==> flow/design.v <==
`timescale 1ns / 1ps
module vga(
	input logic clk,
	input logic reset,
	output logic hsync,
	output logic vsync,		
	output logic [9:0] hc,
	output logic [9:0] vc
	);
parameter hpixels = 800;  
parameter vlines = 521;   
parameter hpulse = 96; 	  
parameter vpulse = 2; 	  
parameter hbp = 144; 	  
parameter hfp = 784; 	  
parameter vbp = 31; 	  
parameter vfp = 511; 	  
always @( posedge clk )
begin
		if ( reset )
		begin
			hc <= 0;
			vc <= 0;
		end
		else
		if ( hc < hpixels - 1)
			hc <= hc + 1;
		else
		begin
			hc <= 0;
			if (vc < vlines - 1)
				vc <= vc + 1;
			else
				vc <= 0;
		end
	end
assign hsync = (hc < hpulse) ? 0:1;
assign vsync = (vc < vpulse) ? 0:1;
endmodule
module game(
    input logic clk,
    input logic [9:0] xpos,
    input logic [9:0] ypos,
    input logic rightmove,
    input logic leftmove,
    input logic reset,
    output logic [2:0] red,
    output logic [2:0] green,
    output logic [2:0] blue);
logic [8:0] paddlePosition;
logic [2:0] quadAr, quadBr;
always @(posedge clk)
begin
if ( reset == 1 )
paddlePosition = 280;
else if ( rightmove == 1 )
paddlePosition = paddlePosition + 3;
else if ( leftmove == 1 )
paddlePosition = paddlePosition - 3; 
end
logic [9:0] ballX;
logic [8:0] ballY;
logic ballXpos, ballYpos;
logic Xbounce, Ybounce;
wire endOfFrame = (xpos == 0 && ypos == 480);
integer b; 
always @(posedge clk) 
begin
 if (reset)
 begin
  ballX <= 0;
  ballY <= 0;
 end
 else if (endOfFrame) 
 begin 
  if (ballX == 0 && ballY == 0) 
  begin   
  ballX <= 25;
  ballY <= 280;  
  end
  else
   begin
   if (ballXpos ^ Xbounce) 
    ballX <= ballX + b;  
   else 
    ballX <= ballX - b;  
   if (ballYpos ^ Ybounce) 
    ballY <= ballY + b;   
   else
    ballY <= ballY - b;   
  end
 end 
end
logic [5:0] missTimer; 
logic brick_alive1;
logic brick_alive2;
logic brick_alive3;
logic brick_alive4;
logic brick_alive5;
logic brick_alive6;
logic brick_alive7;
logic brick_alive8;
logic brick_alive9; 
logic brick_alive10;
logic brick_alive11;
logic brick_alive12;
logic brick_alive13;
logic brick_alive14;
logic brick_alive15;
logic brick_alive16;
logic brick_alive17;
logic brick_alive18;
logic brick_alive19;
logic brick_alive20;
logic brick_alive21;
logic brick_alive22;
logic brick_alive23;
logic brick_alive24;
logic brick_alive25;
logic brick_alive26;
logic brick_alive27;
logic brick_alive28;
logic brick_alive29;
logic brick_alive30;
logic brick_alive31;
logic brick_alive32;
logic brick_alive33;
logic brick_alive34;
logic brick_alive35;
logic brick_alive36;
logic brick_alive37;
logic brick_alive38;  
logic brick_alive39;
logic brick_alive40;
logic brick_alive41;
logic brick_alive42;
logic brick_alive43;
logic brick_alive44;
logic brick_alive45; 
logic brick_alive46;
logic brick_alive47;
logic brick_alive48;
logic brick_alive49;
logic brick_alive50;
logic brick_alive51;
logic brick_alive52;
logic brick_alive53;
logic brick_alive54;
logic brick_alive55;
logic brick_alive56;
logic brick_alive57;
logic brick_alive58;
logic brick_alive59;
logic brick_alive60;
logic brick_alive61;
logic brick_alive62;
logic brick_alive63;
logic brick_alive64;
logic brick_alive65;
logic brick_alive66;
logic brick_alive67;
logic brick_alive68;
logic brick_alive69;
logic brick_alive70;
logic brick_alive71;
logic brick_alive72;
logic brick_alive73;
logic brick_alive74;
logic brick_alive75;
logic brick_alive76;
logic brick_alive77;
logic brick_alive78;
logic brick_alive79;
logic brick_alive80;
logic brick_alive81;
logic brick_alive82;
logic brick_alive83;
logic brick_alive84;
logic brick_alive85;
logic brick_alive86;
logic brick_alive87;
logic brick_alive88;
logic brick_alive89;
logic brick_alive90;
logic brick_alive91;
logic brick_alive92;
logic brick_alive93;
logic brick_alive94;
logic brick_alive95;
logic brick_alive96;
wire area = (xpos < 640 && ypos < 480);
wire top = (area && ypos <= 10);
wire bottom = (area && ypos >= 476);
wire left = (area && xpos <= 3);
wire right = (area && xpos >= 637);
wire border = (area && (left || right || top ));
wire brick1 = ((area && xpos >= 13 && xpos <=55 && ypos<=50 && ypos>=30)&& brick_alive1);
wire brick2 = ((area && xpos >= 65 && xpos <=107 && ypos<=50 && ypos>=30)&& brick_alive2);
wire brick3 = ((area && xpos >= 117 && xpos <=159 && ypos<=50 && ypos>=30)&& brick_alive3);
wire brick4 = ((area && xpos >= 169 && xpos <=211 && ypos<=50 && ypos>=30)&& brick_alive4);
wire brick5 = ((area && xpos >= 221 && xpos <=263 && ypos<=50 && ypos>=30)&& brick_alive5);
wire brick6 = ((area && xpos >= 273 && xpos <=315 && ypos<=50 && ypos>=30)&& brick_alive6);
wire brick7 = ((area && xpos >= 325 && xpos <=367 && ypos<=50 && ypos>=30)&& brick_alive7);
wire brick8 = ((area && xpos >= 377 && xpos <=419 && ypos<=50 && ypos>=30)&& brick_alive8);
wire brick9 = ((area && xpos >= 429 && xpos <=471 && ypos<=50 && ypos>=30)&& brick_alive9);
wire brick10 = ((area && xpos >= 481 && xpos <=523 && ypos<=50 && ypos>=30)&& brick_alive10);
wire brick11 = ((area && xpos >= 533 && xpos <=575 && ypos<=50 && ypos>=30)&& brick_alive11);
wire brick12 = ((area && xpos >= 585 && xpos <=627 && ypos<=50 && ypos>=30)&& brick_alive12);
wire brick13 = ((area && xpos >= 13 && xpos <=55 && ypos<=80 && ypos>=60)&& brick_alive13);
wire brick14 = ((area && xpos >= 65 && xpos <=107 && ypos<=80 && ypos>=60)&& brick_alive14);
wire brick15 = ((area && xpos >= 117 && xpos <=159 && ypos<=80 && ypos>=60)&& brick_alive15);
wire brick16 = ((area && xpos >= 169 && xpos <=211 && ypos<=80 && ypos>=60)&& brick_alive16);
wire brick17 = ((area && xpos >= 221 && xpos <=263 && ypos<=80 && ypos>=60)&& brick_alive17);
wire brick18 = ((area && xpos >= 273 && xpos <=315 && ypos<=80 && ypos>=60)&& brick_alive18);
wire brick19 = ((area && xpos >= 325 && xpos <=367 && ypos<=80 && ypos>=60)&& brick_alive19);
wire brick20 = ((area && xpos >= 377 && xpos <=419 && ypos<=80 && ypos>=60)&& brick_alive20);
wire brick21 = ((area && xpos >= 429 && xpos <=471 && ypos<=80 && ypos>=60)&& brick_alive21);
wire brick22 = ((area && xpos >= 481 && xpos <=523 && ypos<=80 && ypos>=60)&& brick_alive22);
wire brick23 = ((area && xpos >= 533 && xpos <=575 && ypos<=80 && ypos>=60)&& brick_alive23);
wire brick24 = ((area && xpos >= 585 && xpos <=627 && ypos<=80 && ypos>=60)&& brick_alive24);
wire brick25 = ((area && xpos >= 13 && xpos <=55 && ypos<=110 && ypos>=90)&& brick_alive25);
wire brick26 = ((area && xpos >= 65 && xpos <=107 && ypos<=110 && ypos>=90)&& brick_alive26);
wire brick27 = ((area && xpos >= 117 && xpos <=159 && ypos<=110 && ypos>=90)&& brick_alive27);
wire brick28 = ((area && xpos >= 169 && xpos <=211 && ypos<=110 && ypos>=90)&& brick_alive28);
wire brick29 = ((area && xpos >= 221 && xpos <=263 && ypos<=110 && ypos>=90)&& brick_alive29);
wire brick30 = ((area && xpos >= 273 && xpos <=315 && ypos<=110 && ypos>=90)&& brick_alive30);
wire brick31 = ((area && xpos >= 325 && xpos <=367 && ypos<=110 && ypos>=90)&& brick_alive31);
wire brick32 = ((area && xpos >= 377 && xpos <=419 && ypos<=110 && ypos>=90)&& brick_alive32);
wire brick33 = ((area && xpos >= 429 && xpos <=471 && ypos<=110 && ypos>=90)&& brick_alive33);
wire brick34 = ((area && xpos >= 481 && xpos <=523 && ypos<=110 && ypos>=90)&& brick_alive34);
wire brick35 = ((area && xpos >= 533 && xpos <=575 && ypos<=110 && ypos>=90)&& brick_alive35);
wire brick36 = ((area && xpos >= 585 && xpos <=627 && ypos<=110 && ypos>=90)&& brick_alive36);
wire brick37 = ((area && xpos >= 13 && xpos <=55 && ypos<=140 && ypos>=120)&& brick_alive37);
wire brick38 = ((area && xpos >= 65 && xpos <=107 && ypos<=140 && ypos>=120)&& brick_alive38);
wire brick39 = ((area && xpos >= 117 && xpos <=159 && ypos<=140 && ypos>=120)&& brick_alive39);
wire brick40 = ((area && xpos >= 169 && xpos <=211 && ypos<=140 && ypos>=120)&& brick_alive40);
wire brick41 = ((area && xpos >= 221 && xpos <=263 && ypos<=140 && ypos>=120)&& brick_alive41);
wire brick42 = ((area && xpos >= 273 && xpos <=315 && ypos<=140 && ypos>=120)&& brick_alive42);
wire brick43 = ((area && xpos >= 325 && xpos <=367 && ypos<=140 && ypos>=120)&& brick_alive43);
wire brick44 = ((area && xpos >= 377 && xpos <=419 && ypos<=140 && ypos>=120)&& brick_alive44);
wire brick45 = ((area && xpos >= 429 && xpos <=471 && ypos<=140 && ypos>=120)&& brick_alive45);
wire brick46 = ((area && xpos >= 481 && xpos <=523 && ypos<=140 && ypos>=120)&& brick_alive46);
wire brick47 = ((area && xpos >= 533 && xpos <=575 && ypos<=140 && ypos>=120)&& brick_alive47);
wire brick48 = ((area && xpos >= 585 && xpos <=627 && ypos<=140 && ypos>=120)&& brick_alive48);
wire brick49 = ((area && xpos >= 13 && xpos <=55 && ypos<=170 && ypos>=150)&& brick_alive49);
wire brick50 = ((area && xpos >= 65 && xpos <=107 && ypos<=170 && ypos>=150)&& brick_alive50);
wire brick51 = ((area && xpos >= 117 && xpos <=159 && ypos<=170 && ypos>=150)&& brick_alive51);
wire brick52 = ((area && xpos >= 169 && xpos <=211 && ypos<=170 && ypos>=150)&& brick_alive52);
wire brick53 = ((area && xpos >= 221 && xpos <=263 && ypos<=170 && ypos>=150)&& brick_alive53);
wire brick54 = ((area && xpos >= 273 && xpos <=315 && ypos<=170 && ypos>=150)&& brick_alive54);
wire brick55 = ((area && xpos >= 325 && xpos <=367 && ypos<=170 && ypos>=150)&& brick_alive55);
wire brick56 = ((area && xpos >= 377 && xpos <=419 && ypos<=170 && ypos>=150)&& brick_alive56);
wire brick57 = ((area && xpos >= 429 && xpos <=471 && ypos<=170 && ypos>=150)&& brick_alive57);
wire brick58 = ((area && xpos >= 481 && xpos <=523 && ypos<=170 && ypos>=150)&& brick_alive58);
wire brick59 = ((area && xpos >= 533 && xpos <=575 && ypos<=170 && ypos>=150)&& brick_alive59);
wire brick60 = ((area && xpos >= 585 && xpos <=627 && ypos<=170 && ypos>=150)&& brick_alive60);
wire brick61 = ((area && xpos >= 13 && xpos <=55 && ypos<=200 && ypos>=180)&& brick_alive61);
wire brick62 = ((area && xpos >= 65 && xpos <=107 && ypos<=200 && ypos>=180)&& brick_alive62);
wire brick63 = ((area && xpos >= 117 && xpos <=159 && ypos<=200 && ypos>=180)&& brick_alive63);
wire brick64 = ((area && xpos >= 169 && xpos <=211 && ypos<=200 && ypos>=180)&& brick_alive64);
wire brick65 = ((area && xpos >= 221 && xpos <=263 && ypos<=200 && ypos>=180)&& brick_alive65);
wire brick66 = ((area && xpos >= 273 && xpos <=315 && ypos<=200 && ypos>=180)&& brick_alive66);
wire brick67 = ((area && xpos >= 325 && xpos <=367 && ypos<=200 && ypos>=180)&& brick_alive67);
wire brick68 = ((area && xpos >= 377 && xpos <=419 && ypos<=200 && ypos>=180)&& brick_alive68);
wire brick69 = ((area && xpos >= 429 && xpos <=471 && ypos<=200 && ypos>=180)&& brick_alive69);
wire brick70 = ((area && xpos >= 481 && xpos <=523 && ypos<=200 && ypos>=180)&& brick_alive70);
wire brick71 = ((area && xpos >= 533 && xpos <=575 && ypos<=200 && ypos>=180)&& brick_alive71);
wire brick72 = ((area && xpos >= 585 && xpos <=627 && ypos<=200 && ypos>=180)&& brick_alive72);
wire brick73 = ((area && xpos >= 13 && xpos <=55 && ypos<=230 && ypos>=210)&& brick_alive73);
wire brick74 = ((area && xpos >= 65 && xpos <=107 && ypos<=230 && ypos>=210)&& brick_alive74);
wire brick75 = ((area && xpos >= 117 && xpos <=159 && ypos<=230 && ypos>=210)&& brick_alive75);
wire brick76 = ((area && xpos >= 169 && xpos <=211 && ypos<=230 && ypos>=210)&& brick_alive76);
wire brick77 = ((area && xpos >= 221 && xpos <=263 && ypos<=230 && ypos>=210)&& brick_alive77);
wire brick78 = ((area && xpos >= 273 && xpos <=315 && ypos<=230 && ypos>=210)&& brick_alive78);
wire brick79 = ((area && xpos >= 325 && xpos <=367 && ypos<=230 && ypos>=210)&& brick_alive79);
wire brick80 = ((area && xpos >= 377 && xpos <=419 && ypos<=230 && ypos>=210)&& brick_alive80);
wire brick81 = ((area && xpos >= 429 && xpos <=471 && ypos<=230 && ypos>=210)&& brick_alive81);
wire brick82 = ((area && xpos >= 481 && xpos <=523 && ypos<=230 && ypos>=210)&& brick_alive82);
wire brick83 = ((area && xpos >= 533 && xpos <=575 && ypos<=230 && ypos>=210)&& brick_alive83);
wire brick84 = ((area && xpos >= 585 && xpos <=627 && ypos<=230 && ypos>=210)&& brick_alive84);
wire brick85 = ((area && xpos >= 13 && xpos <=55 && ypos<=260 && ypos>=240)&& brick_alive85);
wire brick86 = ((area && xpos >= 65 && xpos <=107 && ypos<=260 && ypos>=240)&& brick_alive86);
wire brick87 = ((area && xpos >= 117 && xpos <=159 && ypos<=260 && ypos>=240)&& brick_alive87);
wire brick88 = ((area && xpos >= 169 && xpos <=211 && ypos<=260 && ypos>=240)&& brick_alive88);
wire brick89 = ((area && xpos >= 221 && xpos <=263 && ypos<=260 && ypos>=240)&& brick_alive89);
wire brick90 = ((area && xpos >= 273 && xpos <=315 && ypos<=260 && ypos>=240)&& brick_alive90);
wire brick91 = ((area && xpos >= 325 && xpos <=367 && ypos<=260 && ypos>=240)&& brick_alive91);
wire brick92 = ((area && xpos >= 377 && xpos <=419 && ypos<=260 && ypos>=240)&& brick_alive92);
wire brick93 = ((area && xpos >= 429 && xpos <=471 && ypos<=260 && ypos>=240)&& brick_alive93);
wire brick94 = ((area && xpos >= 481 && xpos <=523 && ypos<=260 && ypos>=240)&& brick_alive94);
wire brick95 = ((area && xpos >= 533 && xpos <=575 && ypos<=260 && ypos>=240)&& brick_alive95);
wire brick96 = ((area && xpos >= 585 && xpos <=627 && ypos<=260 && ypos>=240)&& brick_alive96);
integer a;
wire paddle = (xpos >= paddlePosition+4 && xpos <= paddlePosition+80+a && ypos >= 440 && ypos <= 447); 
wire ball = (xpos >= ballX && xpos <= ballX+5 && ypos >= ballY && ypos <= ballY+5); 
wire background = (area && !(border || paddle || ball));
wire missed = area && missTimer != 0;
wire reditems = (missed || border || paddle || ball || brick1 || brick2 || brick3 || brick4 || brick5 || brick6 || brick7 || brick8 
                                                 || brick9 || brick10 || brick11 || brick12 || brick13 || brick14 || brick15 || brick16 
                 || brick17 || brick18 || brick19 || brick20 || brick21 || brick22 || brick23 || brick24 
                 || brick73 || brick74 || brick75 || brick76 || brick77 || brick78 || brick79 || brick80 
                 || brick81 || brick82 || brick83 || brick84 || brick85 || brick86 || brick87 || brick88 
                 || brick89 || brick90 || brick91 || brick92 || brick93 || brick94 || brick95 || brick96);
wire greenitems = (missed ||  border || paddle ||ball || brick25 || brick26 || brick27 || brick28 || brick29 || brick32
                                  || brick33 || brick34 || brick35 || brick36 || brick37 || brick38 || brick39 || brick40 
                                  || brick41 || brick42 || brick43 || brick44 || brick45 || brick46 || brick47 || brick48 
                                  || brick49 || brick50 || brick51 || brick52 || brick53 || brick54 || brick55 || brick56 
                                  || brick57 || brick58 || brick59 || brick60 || brick61 || brick62 || brick63 || brick64 
                                  || brick65 || brick66 || brick67 || brick68 || brick69 || brick70 || brick71 || brick72 
                                  || brick73 || brick74 || brick75 || brick76 || brick77 || brick78 || brick79 || brick80 
                                  || brick81 || brick82 || brick83 || brick84 || brick85 || brick86 || brick87 || brick88 
                                  || brick89 || brick90 || brick91 || brick92 || brick93 || brick94 || brick95 || brick96);
wire blueitems = (missed ||  border || paddle || ball || brick25 || brick26 || brick27 || brick28 || brick29 || brick30 || brick31 || brick32 
                                                   || brick33 || brick34 || brick35 || brick36 || brick37 || brick38 || brick39 || brick40 
                                                 || brick41 || brick42 || brick43 || brick44 || brick45 || brick46 || brick47 || brick48);
wire red1 = reditems & 1;
wire green1 = greenitems & 1;
wire blue1 = blueitems & 1;
assign red  = { reditems,red1, red1};
assign green =  { greenitems, green1, green1 };
assign blue  =  { blueitems, blue1, blue1 };
always @(posedge clk)
begin
 if (reset)
  begin
  Xbounce <= 0;
  Ybounce <= 0;
  missTimer <= 0;
  ballXpos <= 1;
  ballYpos <= 1;
a = 4;
b = 3;
brick_alive1=1;
brick_alive2=1;
brick_alive3=1;
brick_alive4=1;
brick_alive5=1;
brick_alive6=1;
brick_alive7=1;
brick_alive8=1;
brick_alive9=1; 
brick_alive10=1;
brick_alive11=1;
brick_alive12=1;
brick_alive13=1;
brick_alive14=1;
brick_alive15=1;
brick_alive16=1;
brick_alive17=1;
brick_alive18=1;
brick_alive19=1;
brick_alive20=1;
brick_alive21=1;
brick_alive22=1;
brick_alive23=1;
brick_alive24=1;
brick_alive25=1;
brick_alive26=1;
brick_alive27=1;
brick_alive28=1;
brick_alive29=1;
brick_alive30=1;
brick_alive31=1;
brick_alive32=1;
brick_alive33=1;
brick_alive34=1;
brick_alive35=1;
brick_alive36=1;
brick_alive37=1;
brick_alive38=1;  
brick_alive39=1;
brick_alive40=1;
brick_alive41=1;
brick_alive42=1;
brick_alive43=1;
brick_alive44=1;
brick_alive45=1; 
brick_alive46=1;
brick_alive47=1;
brick_alive48=1;
brick_alive49=1;
brick_alive50=1;
brick_alive51=1;
brick_alive52=1;
brick_alive53=1;
brick_alive54=1;
brick_alive55=1;
brick_alive56=1;
brick_alive57=1;
brick_alive58=1;
brick_alive59=1;
brick_alive60=1;
brick_alive61=1;
brick_alive62=1;
brick_alive63=1;
brick_alive64=1;
brick_alive65=1;
brick_alive66=1;
brick_alive67=1;
brick_alive68=1;
brick_alive69=1;
brick_alive70=1;
brick_alive71=1;
brick_alive72=1;
brick_alive73=1;
brick_alive74=1;
brick_alive75=1;
brick_alive76=1;
brick_alive77=1;
brick_alive78=1;
brick_alive79=1;
brick_alive80=1;
brick_alive81=1;
brick_alive82=1;
brick_alive83=1;
brick_alive84=1;
brick_alive85=1;
brick_alive86=1;
brick_alive87=1;
brick_alive88=1;
brick_alive89=1;
brick_alive90=1;
brick_alive91=1;
brick_alive92=1;
brick_alive93=1;
brick_alive94=1;
brick_alive95=1;
brick_alive96=1;
  end
 else if (!endOfFrame)
  begin
  if (ball && (left || right))
   Xbounce <= 1;
  if (ball && (top || bottom || (paddle && ballYpos)))
   Ybounce <= 1;
  if (ball && bottom)
   missTimer <= 60; 
     if (ball && (area && xpos >= 13 && xpos <=55 && ypos<=50 && ypos>=30)) 
     brick_alive1 = 0;
     if (ball && (area && xpos >= 65 && xpos <=107 && ypos<=50 && ypos>=30)) 
     brick_alive2=0;
     if (ball&& (area && xpos >= 117 && xpos <=159 && ypos<=50 && ypos>=30))
     brick_alive3=0;
     if ( ball && (area && xpos >= 169 && xpos <=211 && ypos<=50 && ypos>=30)) 
    brick_alive4=0;
     if ( ball && (area && xpos >= 221 && xpos <=263 && ypos<=50 && ypos>=30)) 
    brick_alive5=0;
     if ( ball&& (area && xpos >= 273 && xpos <=315 && ypos<=50 && ypos>=30)) 
    brick_alive6=0;
     if (ball&& (area && xpos >= 325 && xpos <=367 && ypos<=50 && ypos>=30)) begin
    brick_alive7=0;
    end
     if ( ball&& (area && xpos >= 377 && xpos <=419 && ypos<=50 && ypos>=30)) begin
    brick_alive8=0;
    end
     if ( ball&& (area && xpos >= 429 && xpos <=471 && ypos<=50 && ypos>=30)) begin
    brick_alive9=0;
    end
     if ( ball && (area && xpos >= 481 && xpos <=523 && ypos<=50 && ypos>=30)) begin
    brick_alive10=0;
    end
     if ( ball && (area && xpos >= 533 && xpos <=575 && ypos<=50 && ypos>=30)) begin
    brick_alive11=0;
    end
     if ( ball && (area && xpos >= 585 && xpos <=627 && ypos<=50 && ypos>=30)) begin
    brick_alive12=0;
    end
     if (ball && (area && xpos >= 13 && xpos <=55 && ypos<=80 && ypos>=60))begin
     brick_alive13 = 0;
    end
     if (ball && (area && xpos >= 65 && xpos <=107 && ypos<=80 && ypos>=60)) begin
     brick_alive14=0;
    end
     if (ball&& (area && xpos >= 117 && xpos <=159 && ypos<=80 && ypos>=60))begin
     brick_alive15=0;
    end
     if ( ball && (area && xpos >= 169 && xpos <=211 && ypos<=80 && ypos>=60)) begin
    brick_alive16=0;
    end
     if ( ball && (area && xpos >= 221 && xpos <=263 && ypos<=80 && ypos>=60)) begin
    brick_alive17=0;
    end
     if ( ball&& (area && xpos >= 273 && xpos <=315 && ypos<=80 && ypos>=60)) begin
    brick_alive18=0;
    end
     if (ball&& (area && xpos >= 325 && xpos <=367 && ypos<=80 && ypos>=60)) begin
    brick_alive19=0;
    end
     if ( ball&& (area && xpos >= 377 && xpos <=419 && ypos<=80 && ypos>=60)) begin
    brick_alive20=0;
    end
     if ( ball&& (area && xpos >= 429 && xpos <=471 && ypos<=80 && ypos>=60)) begin
    brick_alive21=0;
    end
     if ( ball && (area && xpos >= 481 && xpos <=523 && ypos<=80 && ypos>=60)) begin
    brick_alive22=0;
    end
     if ( ball && (area && xpos >= 533 && xpos <=575 && ypos<=80 && ypos>=60)) begin
    brick_alive23=0;
    end
     if ( ball && (area && xpos >= 585 && xpos <=627 && ypos<=80 && ypos>=60)) begin
    brick_alive24=0;
    end
     if (ball && (area && xpos >= 13 && xpos <=55 && ypos<=110 && ypos>=90)) begin
     brick_alive25 = 0;
    end
     if (ball && (area && xpos >= 65 && xpos <=107 && ypos<=110 && ypos>=90)) begin
     brick_alive26=0;
    end
     if (ball&& (area && xpos >= 117 && xpos <=159 && ypos<=110 && ypos>=90))begin
     brick_alive27=0;
    end
     if ( ball && (area && xpos >= 169 && xpos <=211 && ypos<=110 && ypos>=90)) begin
    brick_alive28=0;
    end
     if ( ball && (area && xpos >= 221 && xpos <=263 && ypos<=110 && ypos>=90)) begin
    brick_alive29=0;
    end
     if ( ball&& (area && xpos >= 273 && xpos <=315 && ypos<=110 && ypos>=90)) begin
    brick_alive30=0;
    a=40;
    end
     if (ball&& (area && xpos >= 325 && xpos <=367 && ypos<=110 && ypos>=90)) begin
    brick_alive31=0;
    b=5;
    end
     if ( ball&& (area && xpos >= 377 && xpos <=419 && ypos<=110 && ypos>=90)) begin
    brick_alive32=0;
    end
     if ( ball&& (area && xpos >= 429 && xpos <=471 && ypos<=110 && ypos>=90)) begin
    brick_alive33=0;
    end
     if ( ball && (area && xpos >= 481 && xpos <=523 && ypos<=110 && ypos>=90)) begin
    brick_alive34=0;
    end
     if ( ball && (area && xpos >= 533 && xpos <=575 && ypos<=110 && ypos>=90)) begin
    brick_alive35=0;
    end
     if ( ball && (area && xpos >= 585 && xpos <=627 && ypos<=110 && ypos>=90)) begin
    brick_alive36=0;
    end
     if (ball && (area && xpos >= 13 && xpos <=55 && ypos<=140 && ypos>=120))begin
     brick_alive37 = 0;
    end
     if (ball && (area && xpos >= 65 && xpos <=107 && ypos<=140 && ypos>=120)) begin
     brick_alive38=0;
    end
     if (ball&& (area && xpos >= 117 && xpos <=159 && ypos<=140 && ypos>=120))begin
     brick_alive39=0;
    end
     if ( ball && (area && xpos >= 169 && xpos <=211 && ypos<=140 && ypos>=120)) begin
    brick_alive40=0;
    end
     if ( ball && (area && xpos >= 221 && xpos <=263 && ypos<=140 && ypos>=120)) begin
    brick_alive41=0;
    end
     if ( ball&& (area && xpos >= 273 && xpos <=315 && ypos<=140 && ypos>=120)) begin
    brick_alive42=0;
    end
     if (ball&& (area && xpos >= 325 && xpos <=367 && ypos<=140 && ypos>=120)) begin
    brick_alive43=0;
    end
     if ( ball&& (area && xpos >= 377 && xpos <=419 && ypos<=140 && ypos>=120)) begin
    brick_alive44=0;
    end
     if ( ball&& (area && xpos >= 429 && xpos <=471 && ypos<=140 && ypos>=120)) begin
    brick_alive45=0;
    end
     if ( ball && (area && xpos >= 481 && xpos <=523 && ypos<=140 && ypos>=120)) begin
    brick_alive46=0;
    end
     if ( ball && (area && xpos >= 533 && xpos <=575 && ypos<=140 && ypos>=120)) begin
    brick_alive47=0;
    end
     if ( ball && (area && xpos >= 585 && xpos <=627 && ypos<=140 && ypos>=120)) begin
    brick_alive48=0;
    end
     if (ball && (area && xpos >= 13 && xpos <=55 && ypos<=170 && ypos>=150)) begin
     brick_alive49 = 0;
    end
     if (ball && (area && xpos >= 65 && xpos <=107 && ypos<=170 && ypos>=150)) begin
     brick_alive50=0;
    end
     if (ball&& (area && xpos >= 117 && xpos <=159 && ypos<=170 && ypos>=150))begin
     brick_alive51=0;
    end
     if ( ball && (area && xpos >= 169 && xpos <=211 && ypos<=170 && ypos>=150)) begin
    brick_alive52=0;
    end
     if ( ball && (area && xpos >= 221 && xpos <=263 && ypos<=170 && ypos>=150)) begin
    brick_alive53=0;
    end
     if ( ball&& (area && xpos >= 273 && xpos <=315 && ypos<=170 && ypos>=150)) begin
    brick_alive54=0;
    end
     if (ball&& (area && xpos >= 325 && xpos <=367 && ypos<=170 && ypos>=150)) begin
    brick_alive55=0;
    end
     if ( ball&& (area && xpos >= 377 && xpos <=419 && ypos<=170 && ypos>=150)) begin
    brick_alive56=0;
    end
     if ( ball&& (area && xpos >= 429 && xpos <=471 && ypos<=170 && ypos>=150)) begin
    brick_alive57=0;
    end
     if ( ball && (area && xpos >= 481 && xpos <=523 && ypos<=170 && ypos>=150)) begin
    brick_alive58=0;
    end
     if ( ball && (area && xpos >= 533 && xpos <=575 && ypos<=170 && ypos>=150)) begin
    brick_alive59=0;
    end
     if ( ball && (area && xpos >= 585 && xpos <=627 && ypos<=170 && ypos>=150)) begin
    brick_alive60=0;
    end
     if (ball && (area && xpos >= 13 && xpos <=55 && ypos<=200 && ypos>=180)) begin
     brick_alive61 = 0;
    end
     if (ball && (area && xpos >= 65 && xpos <=107 && ypos<=200 && ypos>=180)) begin
     brick_alive62=0;
    end
     if (ball&& (area && xpos >= 117 && xpos <=159 && ypos<=200 && ypos>=180))begin
     brick_alive63=0;
    end
     if ( ball && (area && xpos >= 169 && xpos <=211 && ypos<=200 && ypos>=180)) begin
    brick_alive64=0;
    end
     if ( ball && (area && xpos >= 221 && xpos <=263 && ypos<=200 && ypos>=180)) begin
    brick_alive65=0;
    end
     if ( ball&& (area && xpos >= 273 && xpos <=315 && ypos<=200 && ypos>=180)) begin
    brick_alive66=0;
    end
     if (ball&& (area && xpos >= 325 && xpos <=367 && ypos<=200 && ypos>=180)) begin
    brick_alive67=0;
    end
     if ( ball&& (area && xpos >= 377 && xpos <=419 && ypos<=200 && ypos>=180)) begin
    brick_alive68=0;
    end
     if ( ball&& (area && xpos >= 429 && xpos <=471 && ypos<=200 && ypos>=180)) begin
    brick_alive69=0;   
    end
     if ( ball && (area && xpos >= 481 && xpos <=523 && ypos<=200 && ypos>=180)) begin
    brick_alive70=0;
    end
     if ( ball && (area && xpos >= 533 && xpos <=575 && ypos<=200 && ypos>=180)) begin
    brick_alive71=0;
    end
     if ( ball && (area && xpos >= 585 && xpos <=627 && ypos<=200 && ypos>=180)) begin
    brick_alive72=0;
    end
     if (ball && (area && xpos >= 13 && xpos <=55 && ypos<=230 && ypos>=210)) begin
     brick_alive73 =0;
    end
     if (ball && (area && xpos >= 65 && xpos <=107 && ypos<=230 && ypos>=210)) begin
     brick_alive74=0;
    end
     if (ball&& (area && xpos >= 117 && xpos <=159 && ypos<=230 && ypos>=210))begin
     brick_alive75=0;
    end
     if ( ball && (area && xpos >= 169 && xpos <=211 && ypos<=230 && ypos>=210)) begin
    brick_alive76=0;
    end
     if ( ball && (area && xpos >= 221 && xpos <=263 && ypos<=230 && ypos>=210)) begin
    brick_alive77=0;
    end
     if ( ball&& (area && xpos >= 273 && xpos <=315 && ypos<=230 && ypos>=210)) begin
    brick_alive78=0;
    end
     if (ball&& (area && xpos >= 325 && xpos <=367 && ypos<=230 && ypos>=210)) begin
    brick_alive79=0;
    end
     if ( ball&& (area && xpos >= 377 && xpos <=419 && ypos<=230 && ypos>=210)) begin
    brick_alive80=0;
    end
     if ( ball&& (area && xpos >= 429 && xpos <=471 && ypos<=230 && ypos>=210)) begin
    brick_alive81=0;
    end
     if ( ball && (area && xpos >= 481 && xpos <=523 && ypos<=230 && ypos>=210)) begin
    brick_alive82=0;
    end
     if ( ball && (area && xpos >= 533 && xpos <=575 && ypos<=230 && ypos>=210)) begin
    brick_alive83=0;
    end
     if ( ball && (area && xpos >= 585 && xpos <=627 && ypos<=230 && ypos>=210)) begin
    brick_alive84=0;
    end
     if (ball && (area && xpos >= 13 && xpos <=55 && ypos<=260 && ypos>=240)) begin
     brick_alive85 = 0;
    end
     if (ball && (area && xpos >= 65 && xpos <=107 && ypos<=260 && ypos>=240)) begin
     brick_alive86=0;
    end
     if (ball&& (area && xpos >= 117 && xpos <=159 && ypos<=260 && ypos>=240))begin
     brick_alive87=0;
    end
     if ( ball && (area && xpos >= 169 && xpos <=211 && ypos<=260 && ypos>=240)) begin
    brick_alive88=0;
    end
     if ( ball && (area && xpos >= 221 && xpos <=263 && ypos<=260 && ypos>=240)) begin
    brick_alive89=0;
    end
     if ( ball&& (area && xpos >= 273 && xpos <=315 && ypos<=260 && ypos>=240)) begin
    brick_alive90=0;
    end
     if (ball&& (area && xpos >= 325 && xpos <=367 && ypos<=260 && ypos>=240)) begin
    brick_alive91=0;
    end
     if ( ball&& (area && xpos >= 377 && xpos <=419 && ypos<=260 && ypos>=240)) begin
    brick_alive92=0;
    end
     if ( ball&& (area && xpos >= 429 && xpos <=471 && ypos<=260 && ypos>=240)) begin
    brick_alive93=0;
    end
     if ( ball && (area && xpos >= 481 && xpos <=523 && ypos<=260 && ypos>=240)) begin
    brick_alive94=0;
    end
     if ( ball && (area && xpos >= 533 && xpos <=575 && ypos<=260 && ypos>=240)) begin
    brick_alive95=0;
    end
     if ( ball && (area && xpos >= 585 && xpos <=627 && ypos<=260 && ypos>=240)) begin
    brick_alive96=0;
    end    
 end
  else 
  begin
  if (ballX == 0 && ballY == 0)
   begin 
   ballXpos <= 1;
   ballYpos <= 1;
   Xbounce <= 0;
   Ybounce <= 0;
  end 
  else 
  begin
   if (Xbounce)
    ballXpos <= ~ballXpos;
   if (Ybounce)
    ballYpos <= ~ballYpos;   
   Xbounce <= 0; 
   Ybounce <= 0; 
   if (missTimer != 0)
    missTimer <= missTimer - 1;
  end
 end
end  
endmodule
module breakout(
    input logic clk,
    input logic right,
    input logic left,
    input logic reset,
    output logic [2:0] red,
    output logic [2:0] green,
    output logic [2:0] blue,
    output logic hsync,
    output logic vsync
    );
logic [9:0] xpos;
logic [9:0] ypos;
vga signal_generator_inst(clk, reset, hsync, vsync, xpos, ypos);
game game_inst(clk, xpos, ypos, right, left, reset, red, green, blue);                                                                  
endmodule
* Tool chain data of breakout
The steps from the RTL of breakout to its reports follow in flow order.
Lines are those of the file above, counted from 1.
Operators: Yosys type, input widths -> output width; for muxes data width and select width s.
A cell with - has no value.
- Design top :: breakout
- Clock input :: clk
- Standard-cell library :: sky130hd
- Library corner :: tt_025C_1v80

* Elaborated design
Source: Yosys, flattened and elaborated, memories not mapped. Widths are those after wreduce. Registers that Yosys merges into a memory's read port (data or address) are not register bits. Print and check cells do not count. Equal cells are merged and count once.
- Word-level cells :: 886
- Register bits :: 158
- Input port bits :: 4
- Output and inout port bits :: 11
- Reduce/logical cells :: 680
- Add/sub/neg operators :: 14
- Order comparisons :: 58
- Muxes and demuxes :: 17
- Bitwise logic cells :: 6
- Eq/ne operators :: 3
** Operators with widths (number)
- $logic_and 1x1->1 :: 427
- $reduce_and 2->1 :: 98
- $logic_or 1x1->1 :: 144
- $le 10x32->1 :: 3
- $ge 10x9->1 const B :: 7
- $le 10x9->1 const B :: 7
- $ge 10x8->1 const B :: 6
- $le 10x8->1 const B :: 6
- $ge 10x7->1 const B :: 4
- $mux 9 :: 4
- $ge 10x32->1 :: 1
- $ge 10x10->1 const B :: 3
- $le 10x10->1 const B :: 3
- $lt 10x10->1 const B :: 3
- $le 10x7->1 const B :: 3
- $mux 10 :: 3
- $mux 6 :: 4
- $add 10x1->10 const B :: 2
- $le 10x6->1 const B :: 2
- $logic_not 10->1 :: 2
- $add 9x3->10 const B :: 2
- $add 10x3->11 const B :: 1
- $add 10x6->11 :: 1
- $ge 10x10->1 :: 1
- $le 10x2->1 const B :: 1
- $lt 10x2->1 const B :: 1
- $add 10x3->10 :: 1
- $sub 10x3->10 :: 1
Other operator kinds: 23; their cells: 37.

* Depth
Depth = most cells in a row (Yosys ltp): at word level without a register or memory, in the mapped netlist without a sequential cell, where the memories' decode and read muxes count.
- Word-level depth :: 79
- ABC_AREA :: 0
- Depth in mapped cells :: 16
- Depth with buffers taken out :: 15

* Netlist
Source: synth_stat.txt of the flow (Yosys; design flattened, memories mapped). It holds for the ABC_AREA given above (unset counts as 0); a run with the other value may have another netlist.
The area totals of this step are shown rounded.
- Cells in the netlist :: 1189
- Synthesis area :: 10000 sq um
- Buffers :: 69
- Area of sequential cells :: 3100 sq um
- Mapped flip-flops :: 156
** Cells by type
- sky130_fd_sc_hd__dfxtp_1 :: number 156, area in all 3.12E+03 sq um
- sky130_fd_sc_hd__ha_1 :: number 95, area in all 1188.64 sq um
- sky130_fd_sc_hd__a21o_1 :: number 63, area in all 472.954 sq um
- sky130_fd_sc_hd__nand2_1 :: number 109, area in all 409.142 sq um
- sky130_fd_sc_hd__xnor2_1 :: number 43, area in all 376.611 sq um
- sky130_fd_sc_hd__o21ai_0 :: number 66, area in all 330.317 sq um
- sky130_fd_sc_hd__nand2b_1 :: number 51, area in all 319.056 sq um
- sky130_fd_sc_hd__nor2_1 :: number 82, area in all 307.795 sq um
- sky130_fd_sc_hd__a21oi_1 :: number 57, area in all 285.274 sq um
- sky130_fd_sc_hd__xor2_1 :: number 29, area in all 253.994 sq um
- sky130_fd_sc_hd__inv_1 :: number 53, area in all 198.941 sq um
- sky130_fd_sc_hd__nand3_1 :: number 39, area in all 195.187 sq um
- sky130_fd_sc_hd__buf_4 :: number 18, area in all 135.13 sq um
- sky130_fd_sc_hd__a22oi_1 :: number 17, area in all 127.622 sq um
- sky130_fd_sc_hd__nor3_1 :: number 25, area in all 125.12 sq um
- sky130_fd_sc_hd__nand4_1 :: number 18, area in all 112.608 sq um
- sky130_fd_sc_hd__a222oi_1 :: number 11, area in all 110.106 sq um
- sky130_fd_sc_hd__buf_2 :: number 20, area in all 100.096 sq um
Other cell types: 64; their cells: 237.
The figures by module come from a second, unflattened synthesis with its own total; it is not the netlist above.
- Cells (unflattened synthesis) :: 1197
- Area total of the unflattened synthesis :: 9900 sq um
Each row is one instance without its submodules.
** By module
- game :: area 9000 sq um, instances 1, cells 1092, sequential area 2700 sq um
- vga :: area 910 sq um, instances 1, cells 105, sequential area 400 sq um
- breakout :: area 0.0 sq um, instances 1, cells 0, sequential area 0.0 sq um

* Timing after synthesis
OpenSTA on the mapped netlist: ideal clock, no wires. The path of least setup slack (recovery checks aside). Input and output delay are each 20% of the period. Register names are those of the netlist, which keeps one name where synthesis merged equal registers.
- Path kind :: register to output
- Start point :: reg game_inst.paddlePosition[2]
- End point :: out green[0]
- Time at the first pin :: 0.000 ns
- Buffers on the path :: 1
- Period :: 8.0 ns
- Data required time :: 6.400 ns
- Stages :: 16
- Arrival :: 3.189 ns
- Setup slack :: 3.211 ns
- Delay of the path :: 3.189 ns
- Output delay :: 1.600 ns
- Synthesis period reached :: 4.789 ns
"delay of the path" is the arrival time less input delay plus setup time.
A path that ends at an output port has no setup time.
"stages" counts driving pins, that of a launching flip-flop among them; a cell with two outputs on the path counts twice.
"synthesis period reached" = period - worst setup slack (recovery checks aside). The figure is calculated, with input and output delays left at 20% of the set period.
The rows between start and end are the longest chain of elaborated cells between them; the timing report does not say that the signal goes this way. Where chains are equally long, one stands for them.
A line is the first line of the expression or statement that the cell stems from. Yosys adds cells for indexed reads and writes and turns some case tables into memories.
At most two assigning lines are given for a register; there are more.
- Cells stage by stage :: sky130_fd_sc_hd__dfxtp_1 sky130_fd_sc_hd__ha_1 sky130_fd_sc_hd__fa_1 sky130_fd_sc_hd__nor2_1 sky130_fd_sc_hd__nor2_1 sky130_fd_sc_hd__o31ai_1 sky130_fd_sc_hd__xor2_1 sky130_fd_sc_hd__ha_1 sky130_fd_sc_hd__nand3_1 sky130_fd_sc_hd__a211o_1 sky130_fd_sc_hd__a221oi_1 sky130_fd_sc_hd__a2111oi_0 sky130_fd_sc_hd__a211oi_1 sky130_fd_sc_hd__nor4b_2 sky130_fd_sc_hd__nand4_1 sky130_fd_sc_hd__buf_4
- Cells in the longest elaborated chain :: 78
- Elaborated cells between the ends (all ways) :: 80
- Those cells by class :: 3 x add/sub; 2 x compare; 75 x reduce/logical
** RTL lines, path after synthesis
- start, declared :: line 50 : logic [8:0] paddlePosition;
- start, assigned :: line 57 : paddlePosition = paddlePosition + 3;
- start, assigned :: line 59 : paddlePosition = paddlePosition - 3;
- $add 9x7->10 :: line 294 : wire paddle = (xpos >= paddlePosition+4 && xpos <= paddlePosition+80+a && ypos >= 440 && ypos <= 447);
- $add 10x6->11 :: line 294
- $le 10x32->1 :: line 294
- $logic_and 1x1->1 (3 in a row) :: line 294
- $logic_or 1x1->1 (72 in a row) :: line 304 : wire greenitems = (missed ||  border || paddle ||ball || brick25 || brick26 || brick27 || brick28 || brick29 | ...
- end, declared :: line 752 : output logic [2:0] green,
Nets of the timed path that keep an RTL name, with a line that drives or declares them; the list need not be complete.
** Nets with RTL names, path after synthesis (line)
- game_inst.green1 :: 304

* Timing after layout
From the final timing report of stored run 1: the path of least setup slack in the routed layout; clock arrival at registers is part of the times.
- Path kind :: register to output
- Start point :: reg game_inst.a[3]
- End point :: out blue[2]
- Buffers on the path :: 2
- Time at the first pin :: 0.44 ns
- Data required time :: 5.25 ns
- Output delay :: 1.31 ns
- Arrival :: 4.02 ns
- Setup slack :: 1.23 ns
- Stages :: 15
- Period :: 6.56 ns
The rows between start and end are the longest chain of elaborated cells between them; the timing report does not say that the signal goes this way. Where chains are equally long, one stands for them.
- Cells stage by stage :: sky130_fd_sc_hd__dfxtp_1 sky130_fd_sc_hd__ha_1 sky130_fd_sc_hd__a211oi_1 sky130_fd_sc_hd__o21ai_0 sky130_fd_sc_hd__xnor2_1 sky130_fd_sc_hd__ha_1 sky130_fd_sc_hd__nand3_1 sky130_fd_sc_hd__a211o_1 sky130_fd_sc_hd__a221oi_2 sky130_fd_sc_hd__a2111oi_1 sky130_fd_sc_hd__buf_4 sky130_fd_sc_hd__a211oi_4 sky130_fd_sc_hd__nor4b_4 sky130_fd_sc_hd__o21ai_2 sky130_fd_sc_hd__clkdlybuf4s15_1
- Cells in the longest elaborated chain :: 31
- Elaborated cells between the ends (all ways) :: 31
- Those cells by class :: 1 x add/sub; 1 x compare; 29 x reduce/logical
** RTL lines, path after layout
- start, declared :: line 293 : integer a;
- start, assigned :: line 331 : a = 4;
- start, assigned :: line 521 : a=40;
- $add 10x6->11 :: line 294 : wire paddle = (xpos >= paddlePosition+4 && xpos <= paddlePosition+80+a && ypos >= 440 && ypos <= 447);
- $le 10x32->1 :: line 294
- $logic_and 1x1->1 (3 in a row) :: line 294
- $logic_or 1x1->1 (26 in a row) :: line 313 : wire blueitems = (missed ||  border || paddle || ball || brick25 || brick26 || brick27 || brick28 || brick29 | ...
- end, declared :: line 753 : output logic [2:0] blue,

==> results <==
Measured results for breakout: 6 stored runs of the Yosys and OpenROAD flow on sky130hd. The settings differ; the order carries no meaning. The constraints put input and output delay at 20% of the set period each and load the outputs with 0.01 pF.
"achieved clock period" = clock period - worst setup slack. The figure is calculated, with input and output delays left at 20% of the set period.
"time of the worst setup path" is the time allowed to the run's worst setup path (the clock period less input and output delay, where it has them) less its slack. Clock arrival times count: a late capture clock shortens it, a late launch clock lengthens it.
By "total power of the final layout" is meant OpenSTA's value without simulated activity: inputs other than the clock are taken to toggle once in ten clock periods, and the tool carries that through the logic.
The measured numbers are rounded.

** Stored run 1
- Settings :: CELL_PAD_IN_SITES_GLOBAL_PLACEMENT=2; CORE_ASPECT_RATIO=1.41; CORE_MARGIN=8; CORE_UTILIZATION=27; CTS_CLUSTER_DIAMETER=23; GPL_ROUTABILITY_DRIVEN=0; GPL_TIMING_DRIVEN=1; MAX_ROUTING_LAYER=met4; PLACE_DENSITY_LB_ADDON=0.08; SETUP_SLACK_MARGIN=1.02; period_ns=6.56; CAP_MARGIN=20; SLEW_MARGIN=20
- Utilization after routing :: 30 %
- Full die area :: 44000 sq um
- Worst hold slack :: 0.46 ns
- Synthesized cell area :: 10000 sq um
- Standard-cell area of the final layout :: 11000 sq um
- Setup slack of the worst path :: 1.2 ns
- Time of the worst setup path :: 4.02 ns
- Worst setup path kind :: register to output
- Achieved clock period :: 5.328 ns
- Total negative slack on setup checks :: 0.000 ns
- Total power of the final layout :: 2.3 mW

** Stored run 2
- Settings :: ABC_AREA=1; CAP_MARGIN=40; CELL_PAD_IN_SITES_DETAIL_PLACEMENT=1; CELL_PAD_IN_SITES_GLOBAL_PLACEMENT=2; CORE_ASPECT_RATIO=1.16; CORE_UTILIZATION=40; CTS_CLUSTER_DIAMETER=291; GPL_ROUTABILITY_DRIVEN=0; HOLD_SLACK_MARGIN=-0.02; MAX_ROUTING_LAYER=met4; period_ns=8.0; CORE_MARGIN=2; SLEW_MARGIN=20
- Utilization after routing :: 44 %
- Standard-cell area of the final layout :: 12000 sq um
- Full die area :: 29000 sq um
- Setup slack of the worst path :: 1.8 ns
- Time of the worst setup path :: 4.56 ns
- Worst setup path kind :: register to output
- Synthesized cell area :: 11000 sq um
- Achieved clock period :: 6.160 ns
- Total power of the final layout :: 1.9 mW
- Total negative slack on setup checks :: 0.000 ns
- Worst hold slack :: 0.45 ns

** Stored run 3
- Settings :: CORE_UTILIZATION=24; CTS_CLUSTER_DIAMETER=70; MIN_ROUTING_LAYER=met2; PLACE_DENSITY_LB_ADDON=0.07; TNS_END_PERCENT=35; period_ns=8.29; CAP_MARGIN=20; CORE_MARGIN=2; SLEW_MARGIN=20
- Setup slack of the worst path :: 1.6 ns
- Full die area :: 44000 sq um
- Utilization after routing :: 27 %
- Achieved clock period :: 6.660 ns
- Worst hold slack :: 0.45 ns
- Time of the worst setup path :: 5.00 ns
- Worst setup path kind :: register to output
- Total power of the final layout :: 1.9 mW
- Synthesized cell area :: 10000 sq um
- Standard-cell area of the final layout :: 11000 sq um
- Total negative slack on setup checks :: 0.000 ns

** Stored run 4
- Settings :: ABC_AREA=1; CAP_MARGIN=0; CELL_PAD_IN_SITES_DETAIL_PLACEMENT=0; CELL_PAD_IN_SITES_GLOBAL_PLACEMENT=2; CORE_ASPECT_RATIO=0.89; CORE_MARGIN=10; CORE_UTILIZATION=46; CTS_CLUSTER_DIAMETER=52; GPL_ROUTABILITY_DRIVEN=0; HOLD_SLACK_MARGIN=0.11; MIN_ROUTING_LAYER=met1; PLACE_DENSITY_LB_ADDON=0.07; SETUP_SLACK_MARGIN=1.56; SLEW_MARGIN=5; TNS_END_PERCENT=35; period_ns=9.0
- Full die area :: 31000 sq um
- Utilization after routing :: 51 %
- Total negative slack on setup checks :: 0.000 ns
- Total power of the final layout :: 1.7 mW
- Time of the worst setup path :: 4.39 ns
- Worst setup path kind :: register to output
- Achieved clock period :: 6.191 ns
- Setup slack of the worst path :: 2.8 ns
- Synthesized cell area :: 11000 sq um
- Standard-cell area of the final layout :: 12000 sq um
- Worst hold slack :: 0.45 ns

** Stored run 5
- Settings :: CORE_ASPECT_RATIO=0.97; CORE_UTILIZATION=62; CTS_CLUSTER_DIAMETER=298; HOLD_SLACK_MARGIN=0.1; MIN_ROUTING_LAYER=met1; SETUP_SLACK_MARGIN=2.0; period_ns=9.49; CAP_MARGIN=20; CORE_MARGIN=2; SLEW_MARGIN=20
- Worst hold slack :: 0.46 ns
- Standard-cell area of the final layout :: 11000 sq um
- Full die area :: 17000 sq um
- Synthesized cell area :: 10000 sq um
- Setup slack of the worst path :: 3.0 ns
- Total negative slack on setup checks :: 0.000 ns
- Achieved clock period :: 6.534 ns
- Time of the worst setup path :: 4.64 ns
- Worst setup path kind :: register to output
- Total power of the final layout :: 1.6 mW
- Utilization after routing :: 68 %

** Stored run 6
- Settings :: CAP_MARGIN=30; CELL_PAD_IN_SITES_GLOBAL_PLACEMENT=3; CORE_UTILIZATION=65; CTS_CLUSTER_DIAMETER=281; MAX_ROUTING_LAYER=met4; TNS_END_PERCENT=15; period_ns=11.1; CORE_MARGIN=2; SLEW_MARGIN=20
- Outcome :: no results, placement failed with GPL-0301
